==> flow/design.v <==
`timescale 1ns/1ps
module axi_fifo #(
    parameter WIDTH     = 32,
    parameter DEPTH     = 16,
    parameter PTR_WIDTH = 4    
)(
    input  logic             clk,
    input  logic             resetn, 
    input  logic             push,
    input  logic [WIDTH-1:0] fifo_wdata,
    input  logic             pop,
    output wire  [WIDTH-1:0] fifo_rdata,
    output wire              fifo_full,
    output wire              fifo_empty
);
logic [WIDTH-1:0]   mem [DEPTH-1:0];
logic [PTR_WIDTH:0] wptr;
logic [PTR_WIDTH:0] rptr;
wire [PTR_WIDTH:0] fill_level;
wire               wrap;
always @(posedge clk) begin
    if (push && (!fifo_full)) begin
        mem[wptr[PTR_WIDTH-1:0]] <= fifo_wdata;
    end
end
always @(posedge clk or negedge resetn) begin
    if (!resetn) begin
        wptr <= {PTR_WIDTH+1{1'b0}};
    end else if (push && (!fifo_full)) begin
        wptr <= wptr + {{(PTR_WIDTH){1'b0}}, 1'b1};
    end
end
always @(posedge clk or negedge resetn) begin
    if (!resetn) begin
        rptr <= {PTR_WIDTH+1{1'b0}};
    end else if (pop && (!fifo_empty)) begin
        rptr <= rptr + {{(PTR_WIDTH){1'b0}}, 1'b1};
    end
end
assign wrap = wptr[PTR_WIDTH] ^ rptr[PTR_WIDTH];
assign fill_level = {wrap, wptr[PTR_WIDTH-1:0]} - {1'b0, rptr[PTR_WIDTH-1:0]};
assign fifo_full = (fill_level == DEPTH);
assign fifo_empty = (fill_level == {PTR_WIDTH+1{1'b0}});
assign fifo_rdata = mem[rptr[PTR_WIDTH-1:0]];
endmodule
`timescale 1ns/1ps
module axi4_dut 
   (
    input wire ACLK,
    input wire ARESETn,
    input wire [4-1:0] MEM_AWID,
    input wire [32-1:0] MEM_AWADDR,
    input wire [8-1:0] MEM_AWLEN,
    input wire [3-1:0] MEM_AWSIZE,
    input wire [2-1:0] MEM_AWBURST,
    input wire [1-1:0] MEM_AWLOCK,
    input wire [4-1:0] MEM_AWCACHE,
    input wire [3-1:0] MEM_AWPROT,
    input wire [4-1:0] MEM_AWQOS,
    input wire MEM_AWVALID,
    output wire MEM_AWREADY,
    input wire [32-1:0] MEM_WDATA,
    input wire [(32/8)-1:0] MEM_WSTRB,
    input wire MEM_WLAST,
    input wire MEM_WVALID,
    output wire MEM_WREADY,
    output wire [4-1:0] MEM_BID,
    output wire [2-1:0] MEM_BRESP,
    output wire MEM_BVALID,
    input wire MEM_BREADY,
    input wire [4-1:0] MEM_ARID,
    input wire [32-1:0] MEM_ARADDR,
    input wire [8-1:0] MEM_ARLEN,
    input wire [3-1:0] MEM_ARSIZE,
    input wire [2-1:0] MEM_ARBURST,
    input wire [1-1:0] MEM_ARLOCK,
    input wire [4-1:0] MEM_ARCACHE,
    input wire [3-1:0] MEM_ARPROT,
    input wire [4-1:0] MEM_ARQOS,
    input wire MEM_ARVALID,
    output wire MEM_ARREADY,
    output wire [4-1:0] MEM_RID,
    output wire [32-1:0] MEM_RDATA,
    output wire [2-1:0] MEM_RRESP,
    output wire MEM_RLAST,
    output wire MEM_RVALID,
    input wire MEM_RREADY
);
reg [32-1:0] reg_bank [0:32-1];
wire	aw_push;
wire	aw_pop;
wire	w_push;
wire	w_pop;
wire	ar_push;
wire	ar_pop;
wire	r_push;
wire	r_pop;
wire	b_push;
wire	b_pop;
wire	aw_fifo_full;
wire	aw_fifo_empty;
wire	w_fifo_full;
wire	w_fifo_empty;
wire	ar_fifo_full;
wire	ar_fifo_empty;
wire	r_fifo_full;
wire	r_fifo_empty;
wire	b_fifo_full;
wire	b_fifo_empty;
wire [(32 + 8 + 3 + 2 + 4 + 3 + 1 + 4 +  4 + 7  )-1:0] aw_fifo_wdata;
wire [(32 + 8 + 3 + 2 + 4 + 3 + 1 + 4 +  4 + 7  )-1:0] aw_fifo_rdata;
wire [( 32 + 8 + 3 + 2 + 4 + 3 +1 +4 +4 + 7 )-1:0] ar_fifo_wdata;
wire [( 32 + 8 + 3 + 2 + 4 + 3 +1 +4 +4 + 7 )-1:0] ar_fifo_rdata;
wire [(1 + (32/8) + 32 )-1:0]  w_fifo_wdata;
wire [(1 + (32/8) + 32 )-1:0]  w_fifo_rdata;
wire [( 32 + 2 + 4 + 2 )-1:0]  r_fifo_rdata;
wire [(2 + 4 )-1:0]  b_fifo_wdata;
wire [(2 + 4 )-1:0]  b_fifo_rdata;
reg [( 32 + 2 + 4 + 2 )-1:0] r_fifo_wdata;
reg [2-1:0] bresp_int;  
axi_fifo #(
    .WIDTH((32 + 8 + 3 + 2 + 4 + 3 + 1 + 4 +  4 + 7  )),
    .DEPTH(16),
    .PTR_WIDTH(4)
) aw_fifo (
    .clk(ACLK),
    .resetn(ARESETn),
    .push(aw_push),
    .fifo_wdata(aw_fifo_wdata),
    .pop(aw_pop),
    .fifo_rdata(aw_fifo_rdata),
    .fifo_full(aw_fifo_full),
    .fifo_empty(aw_fifo_empty)
);
assign aw_push = MEM_AWVALID && MEM_AWREADY && !aw_fifo_full;
assign MEM_AWREADY = !aw_fifo_full;
assign aw_pop = !aw_fifo_empty && !w_fifo_empty && !b_fifo_full;
assign aw_fifo_wdata = {MEM_AWID, MEM_AWADDR, MEM_AWLEN, {{1'b0}, MEM_AWSIZE}, {{2'b00}, MEM_AWBURST}, MEM_AWCACHE, {{1'b0}, MEM_AWPROT}, {{3'b000}, MEM_AWLOCK}, MEM_AWQOS};  
axi_fifo #(
    .WIDTH((1 + (32/8) + 32 )),
    .DEPTH(16),
    .PTR_WIDTH(4)
) w_fifo (
    .clk(ACLK),
    .resetn(ARESETn),
    .push(w_push),
    .fifo_wdata(w_fifo_wdata),
    .pop(w_pop),
    .fifo_rdata(w_fifo_rdata),
    .fifo_full(w_fifo_full),
    .fifo_empty(w_fifo_empty)
);
assign w_push = MEM_WVALID && MEM_WREADY && !w_fifo_full;
assign MEM_WREADY = !w_fifo_full;
assign w_pop = !w_fifo_empty && aw_pop;
assign w_fifo_wdata = {MEM_WLAST, MEM_WSTRB, MEM_WDATA};
axi_fifo #(
    .WIDTH((2 + 4 )),
    .DEPTH(16),
    .PTR_WIDTH(4)
) b_fifo (
    .clk(ACLK),
    .resetn(ARESETn),
    .push(b_push),
    .fifo_wdata(b_fifo_wdata),
    .pop(b_pop),
    .fifo_rdata(b_fifo_rdata),
    .fifo_full(b_fifo_full),
    .fifo_empty(b_fifo_empty)
);
assign b_push = w_pop && !b_fifo_full && aw_pop;
assign b_pop = MEM_BREADY && MEM_BVALID;
assign MEM_BVALID = !b_fifo_empty;
assign MEM_BID = b_fifo_rdata[(2 + 4 )-1:(2 + 4 )-4];
assign MEM_BRESP = b_fifo_rdata[(2 + 4 )-4-1:0];
assign b_fifo_wdata = {aw_fifo_rdata[(32 + 8 + 3 + 2 + 4 + 3 + 1 + 4 +  4 + 7  )-1:(32 + 8 + 3 + 2 + 4 + 3 + 1 + 4 +  4 + 7  )-4], bresp_int};
axi_fifo #(
    .WIDTH(( 32 + 8 + 3 + 2 + 4 + 3 +1 +4 +4 + 7 )),
    .DEPTH(16),
    .PTR_WIDTH(4)
) ar_fifo (
    .clk(ACLK),
    .resetn(ARESETn),
    .push(ar_push),
    .fifo_wdata(ar_fifo_wdata),
    .pop(ar_pop),
    .fifo_rdata(ar_fifo_rdata),
    .fifo_full(ar_fifo_full),
    .fifo_empty(ar_fifo_empty)
);
assign ar_push = MEM_ARVALID && MEM_ARREADY && !ar_fifo_full;  
assign MEM_ARREADY = !ar_fifo_full;
assign ar_pop = !ar_fifo_empty && !r_fifo_full;
assign ar_fifo_wdata = {MEM_ARID, MEM_ARADDR, MEM_ARLEN, {{1'b0}, MEM_ARSIZE}, {{2'b00}, MEM_ARBURST}, MEM_ARCACHE, {{1'b0}, MEM_ARPROT}, {{3'b000}, MEM_ARLOCK}, MEM_ARQOS};
axi_fifo #(
    .WIDTH(( 32 + 2 + 4 + 2 )),
    .DEPTH(16),
    .PTR_WIDTH(4)
) r_fifo (
    .clk(ACLK),
    .resetn(ARESETn),
    .push(r_push),
    .fifo_wdata(r_fifo_wdata),
    .pop(r_pop),
    .fifo_rdata(r_fifo_rdata),
    .fifo_full(r_fifo_full),
    .fifo_empty(r_fifo_empty)
);
assign r_push = ar_pop && !r_fifo_full;
assign r_pop = MEM_RREADY && MEM_RVALID;
assign MEM_RVALID = !r_fifo_empty;
assign MEM_RID = r_fifo_rdata[( 32 + 2 + 4 + 2 )-1:2+2+32];
assign MEM_RDATA = r_fifo_rdata[32-1:0];
assign MEM_RRESP = r_fifo_rdata[2+2+32-1:32];
assign MEM_RLAST = 1'b1;
always @(posedge ACLK or negedge ARESETn) begin
    if (!ARESETn) begin
        integer i;
        for (i = 0; i < 32; i = i + 1) begin
            reg_bank[i] <= {32{1'b0}};
        end
    end else begin
        if (aw_pop && w_pop) begin
            if (aw_fifo_rdata[(32 + 8 + 3 + 2 + 4 + 3 + 1 + 4 +  4 + 7  )-5:32] >= 32'h00000000 && aw_fifo_rdata[(32 + 8 + 3 + 2 + 4 + 3 + 1 + 4 +  4 + 7  )-5:32] <= 32'h0000001F) begin
                reg_bank[aw_fifo_rdata[(32 + 8 + 3 + 2 + 4 + 3 + 1 + 4 +  4 + 7  )-5:32]] <= w_fifo_rdata[32-1:0];
            end
        end
    end
end
always @(*) begin
    bresp_int = 2'b00;
    if (aw_pop && w_pop) begin
        if (aw_fifo_rdata[(32 + 8 + 3 + 2 + 4 + 3 + 1 + 4 +  4 + 7  )-5:32] >= 32'h00000000 && aw_fifo_rdata[(32 + 8 + 3 + 2 + 4 + 3 + 1 + 4 +  4 + 7  )-5:32] <= 32'h0000001F) begin
            bresp_int = 2'b00;  
        end else begin
            bresp_int = 2'b11;  
        end
    end
end
always @(*) begin
    r_fifo_wdata = {( 32 + 2 + 4 + 2 ){1'b0}};
    if (!ARESETn) begin
        r_fifo_wdata = {( 32 + 2 + 4 + 2 ){1'b0}};
    end else begin
        if (ar_pop) begin
            if (ar_fifo_rdata[( 32 + 8 + 3 + 2 + 4 + 3 +1 +4 +4 + 7 )-5:32] >= 32'h00000000 && ar_fifo_rdata[( 32 + 8 + 3 + 2 + 4 + 3 +1 +4 +4 + 7 )-5:32] <= 32'h0000001F) begin
                r_fifo_wdata = {ar_fifo_rdata[( 32 + 8 + 3 + 2 + 4 + 3 +1 +4 +4 + 7 )-1:( 32 + 8 + 3 + 2 + 4 + 3 +1 +4 +4 + 7 )-4], {{2'b00}, 2'b00}, reg_bank[ar_fifo_rdata[( 32 + 8 + 3 + 2 + 4 + 3 +1 +4 +4 + 7 )-5:32]]};
            end else begin
                r_fifo_wdata = {ar_fifo_rdata[( 32 + 8 + 3 + 2 + 4 + 3 +1 +4 +4 + 7 )-1:( 32 + 8 + 3 + 2 + 4 + 3 +1 +4 +4 + 7 )-4], {{2'b00}, 2'b11}, {32{1'b0}}};  
            end
        end
    end
end
endmodule
# Tool chain data of axi4_dut
# Each step is given for the RTL above and for the edited RTL.
# "orig" refers to lines of the RTL above, "edited" to lines of the edited file.
# "diff": "edited" minus "orig" as printed here. "change_rel_pct": 100 x difference / "orig".
# Operators: Yosys type, input widths -> output width; for muxes data width and select width s.
inputs:
  top_module: "axi4_dut"
  clk_port: "ACLK"
  lib: "sky130hd"
  lib_corner: "tt_025C_1v80"

# The edit
# Unified diff, file above to edited file.
# A script made this edit. It changes what the design does and was not meant as an optimisation.
# begin of diff
@@ -87,5 +87,5 @@
     input wire MEM_RREADY
 );
-reg [32-1:0] reg_bank [0:32-1];
+reg [32-1:0] reg_bank [0:32/2-1];
 wire	aw_push;
 wire	aw_pop;
# end of diff

# Word level
# Counts by Yosys on the flattened word-level netlist (proc, flatten, opt, wreduce). Print and check cells are left out. Cells with the same type and inputs are merged into one.
# Yosys's memory passes give these memory sizes; they may raise the number of words (mostly to a power of two), join words into wider ones and drop unused or constant bits.
bits:
  columns: ["item", "orig", "edited", "diff", "change_rel_pct"]
  rows:
  - ["regBits", 1074, 562, -512, -47.67]
  - ["ramBits", 3504, 3504, 0, 0.00]
  - ["memories", 5, 5, 0, 0.00]
  - ["output_inout_bits", 50, 50, 0, 0.00]
  - ["wordCells", 236, 172, -64, -27.12]
classes:
  columns: ["item", "orig", "edited", "diff", "change_rel_pct"]
  rows:
  - ["n_addsub", 15, 15, 0, 0.00]
  - ["cmp", 4, 4, 0, 0.00]
  - ["n_eq", 67, 35, -32, -47.76]
  - ["mux", 21, 21, 0, 0.00]
  - ["bitwise", 5, 5, 0, 0.00]
  - ["reduce_logical", 77, 61, -16, -20.78]
memory_table:
  columns: ["item", "orig", "edited"]
  rows:
  - ["memory_list", "ar_fifo.mem 16 x 68 bit 1R1W; aw_fifo.mem 16 x 68 bit 1R1W; r_fifo.mem 16 x 40 bit 1R1W; w_fifo.mem 16 x 37 bit 1R1W; b_fifo.mem 16 x 6 bit 1R1W", "ar_fifo.mem 16 x 68 bit 1R1W; aw_fifo.mem 16 x 68 bit 1R1W; r_fifo.mem 16 x 40 bit 1R1W; w_fifo.mem 16 x 37 bit 1R1W; b_fifo.mem 16 x 6 bit 1R1W"]
ops:
  columns: ["op", "orig", "edited", "diff", "change_rel_pct"]
  rows:
  - ["$eq 5x5->1 const B", 37, 5, -32, -86.49]
  - ["$reduce_and 3->1", 32, 16, -16, -50.00]
  - ["$eq 5x4->1 const B", 16, 0, -16, -100.00]
  - ["$eq 4x4->1 const B", 0, 16, 16, null]
  - ["$eq 5x3->1 const B", 8, 0, -8, -100.00]
  - ["$eq 4x3->1 const B", 0, 8, 8, null]
  - ["$eq 5x2->1 const B", 4, 0, -4, -100.00]
  - ["$eq 4x2->1 const B", 0, 4, 4, null]
  - ["$logic_not 5->1", 7, 5, -2, -28.57]
  - ["$eq 5x1->1 const B", 2, 0, -2, -100.00]
  - ["$eq 4x1->1 const B", 0, 2, 2, null]
  - ["$logic_not 4->1", 0, 2, 2, null]
  - ["$pmux 32 s32", 1, 0, -1, -100.00]
  - ["$pmux 32 s16", 0, 1, 1, null]
  - ["$logic_and 1x1->1", 28, 28, 0, 0.00]
  - ["$add 5x1->5 const B", 10, 10, 0, 0.00]
  - ["$logic_not 1->1", 10, 10, 0, 0.00]
  - ["$mux 1", 5, 5, 0, 0.00]
  - ["$mux 4", 5, 5, 0, 0.00]
  - ["$sub 5x4->5", 5, 5, 0, 0.00]
  - ["$xor 1x1->1", 5, 5, 0, 0.00]
  - ["$mux 40", 3, 3, 0, 0.00]
  - ["$ge 32x1->1 const B", 2, 2, 0, 0.00]
  - ["$le 32x5->1 const B", 2, 2, 0, 0.00]
  - ["$mux 2", 2, 2, 0, 0.00]
  - ["$mux 68", 2, 2, 0, 0.00]
  - ["$mux 34", 1, 1, 0, 0.00]
  - ["$mux 37", 1, 1, 0, 0.00]
  - ["$mux 6", 1, 1, 0, 0.00]

# Logic depth
# Depth = most cells in a row (Yosys ltp): at word level without a register or memory, in the mapped netlist without a sequential cell, where the memories' decode and read muxes count.
logic_depth:
  columns: ["item", "orig", "edited", "diff", "change_rel_pct"]
  rows:
  - ["ltp_word", 11, 11, 0, 0.00]
  - ["abc_area", "0", "0", null, null]
  - ["mapped_depth", 15, 15, 0, 0.00]
  - ["mapped_depth_nobuf", 10, 10, 0, 0.00]

# Mapped cells and area
# Yosys stat after the flow's synthesis: flattened, memories mapped to cells. It holds for the ABC_AREA given above (unset counts as 0); a run with the other value may have another netlist.
synth_totals:
  columns: ["item", "orig", "edited", "diff", "change_rel_pct"]
  rows:
  - ["mapped_cells", 7214, 5612, -1602, -22.21]
  - ["yosys_area_um2", 133608.1, 108891.9, -24716.2, -18.50]
  - ["sequential_area_um2", 97023.1, 83249.8, -13773.3, -14.20]
  - ["ffs", 3410, 2866, -544, -15.95]
  - ["buf_cells", 482, 297, -185, -38.38]
types:
  columns: ["cell_type", "orig", "edited", "diff", "change_rel_pct"]
  rows:
  - ["sky130_fd_sc_hd__dfrtp_1", 1074, 562, -512, -47.67]
  - ["sky130_fd_sc_hd__mux2_2", 704, 379, -325, -46.16]
  - ["sky130_fd_sc_hd__mux2_1", 349, 133, -216, -61.89]
  - ["sky130_fd_sc_hd__mux4_2", 451, 333, -118, -26.16]
  - ["sky130_fd_sc_hd__a22oi_1", 141, 248, 107, 75.89]
  - ["sky130_fd_sc_hd__clkbuf_1", 280, 179, -101, -36.07]
  - ["sky130_fd_sc_hd__buf_2", 133, 42, -91, -68.42]
  - ["sky130_fd_sc_hd__nand2_1", 128, 211, 83, 64.84]
  - ["sky130_fd_sc_hd__mux2i_1", 97, 148, 51, 52.58]
  - ["sky130_fd_sc_hd__a21oi_1", 66, 16, -50, -75.76]
  - ["sky130_fd_sc_hd__nand3_1", 107, 59, -48, -44.86]
  - ["sky130_fd_sc_hd__a221oi_1", 39, 86, 47, 120.51]
  - ["sky130_fd_sc_hd__a2111oi_0", 47, 1, -46, -97.87]
  - ["sky130_fd_sc_hd__o2111ai_1", 41, 0, -41, -100.00]
  - ["sky130_fd_sc_hd__nor4_1", 177, 215, 38, 21.47]
  - ["sky130_fd_sc_hd__and3_1", 64, 29, -35, -54.69]
  - ["sky130_fd_sc_hd__a32o_1", 33, 0, -33, -100.00]
  - ["sky130_fd_sc_hd__edfxtp_1", 2336, 2304, -32, -1.37]
# Not every row of either side is listed.
# By module: a second synthesis without flattening, with its own total; a netlist apart from the flattened one above.
unflattened:
  columns: ["item", "orig", "edited", "diff", "change_rel_pct"]
  rows:
  - ["cells_unflattened", 9222, 7999, -1223, -13.26]
  - ["area_unflattened_um2", 182471.3, 160149.8, -22321.5, -12.23]
# Each row is one instance without its submodules.
modules_orig:
  columns: ["module", "n_inst", "n_cells", "area_um2", "seq_area_um2"]
  rows:
  - ["axi_fifo", 2, 1594, 41609.9, 32921.6]
  - ["axi4_dut", 1, 3681, 46652.2, 25624.6]
  - ["axi_fifo", 1, 1192, 25072.8, 19468.7]
  - ["axi_fifo", 1, 908, 23034.6, 18027.3]
  - ["axi_fifo", 1, 253, 4491.8, 3133.0]
modules_edited:
  columns: ["module", "n_inst", "n_cells", "area_um2", "seq_area_um2"]
  rows:
  - ["axi_fifo", 2, 1964, 42060.3, 32921.6]
  - ["axi_fifo", 1, 1192, 25072.8, 19468.7]
  - ["axi4_dut", 1, 1718, 23430.0, 12812.3]
  - ["axi_fifo", 1, 908, 23034.6, 18027.3]
  - ["axi_fifo", 1, 253, 4491.8, 3133.0]

# Path before layout
# OpenSTA on the mapped netlist: ideal clock, no wires. The path of least setup slack (recovery checks aside). Input and output delay are each 20% of the period. Register names are those of the netlist, which keeps one name where synthesis merged equal registers.
synth_timing:
  columns: ["item", "orig", "edited", "diff", "change_rel_pct"]
  rows:
  - ["kind", "register -> register", "input -> register", null, null]
  - ["start", "register ar_fifo.rptr[2]", "input port MEM_ARVALID", null, null]
  - ["end", "memory r_fifo.mem[3][0]", "memory ar_fifo.mem[3][32]", null, null]
  - ["period_ns", 10.0, 10.0, 0.0, 0.00]
  - ["in_delay_ns", null, 2.000, null, null]
  - ["launch_ns", 0.000, 2.000, 2.000, null]
  - ["arrival_time_ns", 5.791, 4.932, -0.859, -14.83]
  - ["required_ns", 9.523, 9.529, 0.006, 0.06]
  - ["path_slack_ns", 3.732, 4.597, 0.865, null]
  - ["path_delay_ns", 6.268, 3.403, -2.865, -45.71]
  - ["stages", 15, 4, -11, -73.33]
  - ["path_buffers", 5, 1, -4, -80.00]
  - ["synth_period_reached_ns", 6.268, 5.403, -0.865, -13.80]
# "path_delay_ns" = arrival - input delay + setup time.
# "stages" counts driving pins, that of a launching flip-flop among them; a cell with two outputs on the path counts twice.
# "synth_period_reached_ns" is the clock period less the worst setup slack; recovery checks do not enter. This is arithmetic on one report: input and output delays are still those of the set period (20% each).
# The rows between start and end are the longest chain of elaborated cells between them; the timing report does not say that the signal goes this way. Where chains are equally long, one stands for them.
# A line is the first line of the expression or statement that the cell stems from. Yosys adds cells for indexed reads and writes and turns some case tables into memories.
# orig: Only ways into the end's enable, where the timed path ends, are counted here.
synth_between_orig:
  path_cell_list: "sky130_fd_sc_hd__dfrtp_1 sky130_fd_sc_hd__buf_2 sky130_fd_sc_hd__clkbuf_1 sky130_fd_sc_hd__clkbuf_1 sky130_fd_sc_hd__buf_1 sky130_fd_sc_hd__clkinv_1 sky130_fd_sc_hd__ha_1 sky130_fd_sc_hd__o21ai_0 sky130_fd_sc_hd__a21bo_2 sky130_fd_sc_hd__a22oi_1 sky130_fd_sc_hd__nor2_1 sky130_fd_sc_hd__a22oi_1 sky130_fd_sc_hd__clkbuf_1 sky130_fd_sc_hd__nand2_1 sky130_fd_sc_hd__nor3_1"
  elab_chain_cells: 7
  cone_cells: 8
synth_lines_orig:
  columns: ["item", "line", "source"]
  rows:
  - ["start: declaration", 18, "logic [PTR_WIDTH:0] rptr;"]
  - ["start: assignment", 35, "rptr <= {PTR_WIDTH+1{1'b0}};"]
  - ["start: assignment", 37, "rptr <= rptr + {{(PTR_WIDTH){1'b0}}, 1'b1};"]
  - ["$sub 5x4->5", 41, "assign fill_level = {wrap, wptr[PTR_WIDTH-1:0]} - {1'b0, rptr[PTR_WIDTH-1:0]};"]
  - ["$logic_not 5->1", 43, "assign fifo_empty = (fill_level == {PTR_WIDTH+1{1'b0}});"]
  - ["$logic_not 1->1", 193, "assign ar_pop = !ar_fifo_empty && !r_fifo_full;"]
  - ["$logic_and 1x1->1", 193, null]
  - ["$logic_and 1x1->1", 209, "assign r_push = ar_pop && !r_fifo_full;"]
  - ["$logic_and 1x1->1", 22, "if (push && (!fifo_full)) begin"]
  - ["$mux 4", 22, null]
  - ["end: declaration", 16, "logic [WIDTH-1:0]   mem [DEPTH-1:0];"]
# edited: Only ways into the end's enable, where the timed path ends, are counted here.
synth_between_edited:
  path_cell_list: "sky130_fd_sc_hd__and2_1 sky130_fd_sc_hd__clkbuf_1 sky130_fd_sc_hd__nand2_1 sky130_fd_sc_hd__nor3_1"
  elab_chain_cells: 4
  cone_cells: 5
synth_lines_edited:
  columns: ["item", "line", "source"]
  rows:
  - ["start: declaration", 80, "input wire MEM_ARVALID,"]
  - ["$logic_and 1x1->1 (2 in a row)", 191, "assign ar_push = MEM_ARVALID && MEM_ARREADY && !ar_fifo_full;"]
  - ["$logic_and 1x1->1", 22, "if (push && (!fifo_full)) begin"]
  - ["$mux 4", 22, null]
  - ["end: declaration", 16, "logic [WIDTH-1:0]   mem [DEPTH-1:0];"]

# Worst path after layout
# From the final timing report of the runs of pair A: the path of least setup slack in the routed layout; clock arrival at registers is part of the times.
layout_timing:
  columns: ["item", "orig", "edited", "diff", "change_rel_pct"]
  rows:
  - ["kind", "register -> output", "register -> output", null, null]
  - ["start", "register r_fifo.rptr[0]", "register r_fifo.rptr[1]", null, null]
  - ["end", "output port MEM_RDATA[11]", "output port MEM_RDATA[24]", null, null]
  - ["period_ns", 10.0, 10.0, 0.0, 0.00]
  - ["out_delay_ns", 2.00, 2.00, 0.00, 0.00]
  - ["launch_ns", 0.90, 0.90, 0.00, 0.00]
  - ["arrival_time_ns", 4.84, 4.28, -0.56, -11.57]
  - ["required_ns", 8.00, 8.00, 0.00, 0.00]
  - ["path_slack_ns", 3.16, 3.72, 0.56, null]
  - ["stages", 6, 8, 2, 33.33]
  - ["path_buffers", 3, 2, -1, -33.33]
# The rows between start and end are the longest chain of elaborated cells between them; the timing report does not say that the signal goes this way. Where chains are equally long, one stands for them.
# A memory read counts as a cell of the chain, while the word-level depth stops at memories.
layout_between_orig:
  path_cell_list: "sky130_fd_sc_hd__dfrtp_4 sky130_fd_sc_hd__buf_12 sky130_fd_sc_hd__buf_4 sky130_fd_sc_hd__mux4_2 sky130_fd_sc_hd__mux4_2 sky130_fd_sc_hd__clkdlybuf4s50_1"
  elab_chain_cells: 1
  cone_cells: 1
  cone_lines: 1
layout_lines_orig:
  columns: ["item", "line", "source"]
  rows:
  - ["start: declaration", 18, "logic [PTR_WIDTH:0] rptr;"]
  - ["start: assignment", 35, "rptr <= {PTR_WIDTH+1{1'b0}};"]
  - ["start: assignment", 37, "rptr <= rptr + {{(PTR_WIDTH){1'b0}}, 1'b1};"]
  - ["$mem_v2 16x40", 16, "logic [WIDTH-1:0]   mem [DEPTH-1:0];"]
  - ["end: declaration", 83, "output wire [32-1:0] MEM_RDATA,"]
layout_between_edited:
  path_cell_list: "sky130_fd_sc_hd__dfrtp_4 sky130_fd_sc_hd__inv_1 sky130_fd_sc_hd__nor2_4 sky130_fd_sc_hd__buf_4 sky130_fd_sc_hd__a221oi_1 sky130_fd_sc_hd__a22oi_1 sky130_fd_sc_hd__nand2_1 sky130_fd_sc_hd__clkdlybuf4s50_1"
  elab_chain_cells: 1
  cone_cells: 1
  cone_lines: 1
layout_lines_edited:
  columns: ["item", "line", "source"]
  rows:
  - ["start: declaration", 18, "logic [PTR_WIDTH:0] rptr;"]
  - ["start: assignment", 35, "rptr <= {PTR_WIDTH+1{1'b0}};"]
  - ["start: assignment", 37, "rptr <= rptr + {{(PTR_WIDTH){1'b0}}, 1'b1};"]
  - ["$mem_v2 16x40", 16, "logic [WIDTH-1:0]   mem [DEPTH-1:0];"]
  - ["end: declaration", 83, "output wire [32-1:0] MEM_RDATA,"]

# Measured runs
# Both versions went through the flow (Yosys, OpenROAD) with the same settings in each pair. Constraints: input delay and output delay 20% of the set period each, output load 0.01 pF.
settings_pair_A:
  CORE_UTILIZATION: 40
  PLACE_DENSITY: 0.6
  period_ns: 10.0
  CAP_MARGIN: 20
  CORE_MARGIN: 2
  SLEW_MARGIN: 20
measured_pair_A:
  columns: ["item", "orig", "edited", "diff", "change_rel_pct"]
  rows:
  - ["synthArea_um2", 133608.1, 108891.9, -24716.2, -18.50]
  - ["design_die_area_um2", 338660.0, 276418.0, -62242.0, -18.38]
  - ["stdcell_area_um2", 153392.0, 125469.0, -27923.0, -18.20]
  - ["finish.utilization_pct", 46.1, 46.3, 0.2, null]
  - ["fin_ws_ns", 3.160, 3.724, 0.564, null]
  - ["final_hold_ws_ns", 0.483, 0.484, 0.001, null]
  - ["power_total_mw", 46.355, 39.752, -6.603, -14.24]
  - ["achievedPeriod_ns", 6.840, 6.276, -0.564, -8.25]
settings_pair_B:
  CORE_UTILIZATION: 58
  CTS_CLUSTER_DIAMETER: 246
  CTS_CLUSTER_SIZE: 25
  PLACE_DENSITY_LB_ADDON: 0.26
  SETUP_SLACK_MARGIN: 0.17
  period_ns: 4.0
  CAP_MARGIN: 20
  CORE_MARGIN: 2
  SLEW_MARGIN: 20
measured_pair_B:
  columns: ["item", "orig", "edited", "diff", "change_rel_pct"]
  rows:
  - ["synthArea_um2", 133608.1, 108891.9, -24716.2, -18.50]
  - ["design_die_area_um2", 234212.0, 191227.0, -42985.0, -18.35]
  - ["stdcell_area_um2", 152431.0, 121595.0, -30836.0, -20.23]
  - ["finish.utilization_pct", 66.4, 65.0, -1.4, null]
  - ["fin_ws_ns", -0.057, 0.210, 0.267, null]
  - ["power_total_mw", 109.571, 90.582, -18.989, -17.33]
  - ["achievedPeriod_ns", 4.057, 3.790, -0.267, -6.58]
# "achievedPeriod_ns": clock period set for the run, less the worst setup slack. It is reckoned from that one timing run; input and output delays stay at 20% of the period that was set.
# "power_total_mw" rests on the timing tool's default activity at the inputs, not on a simulated workload.
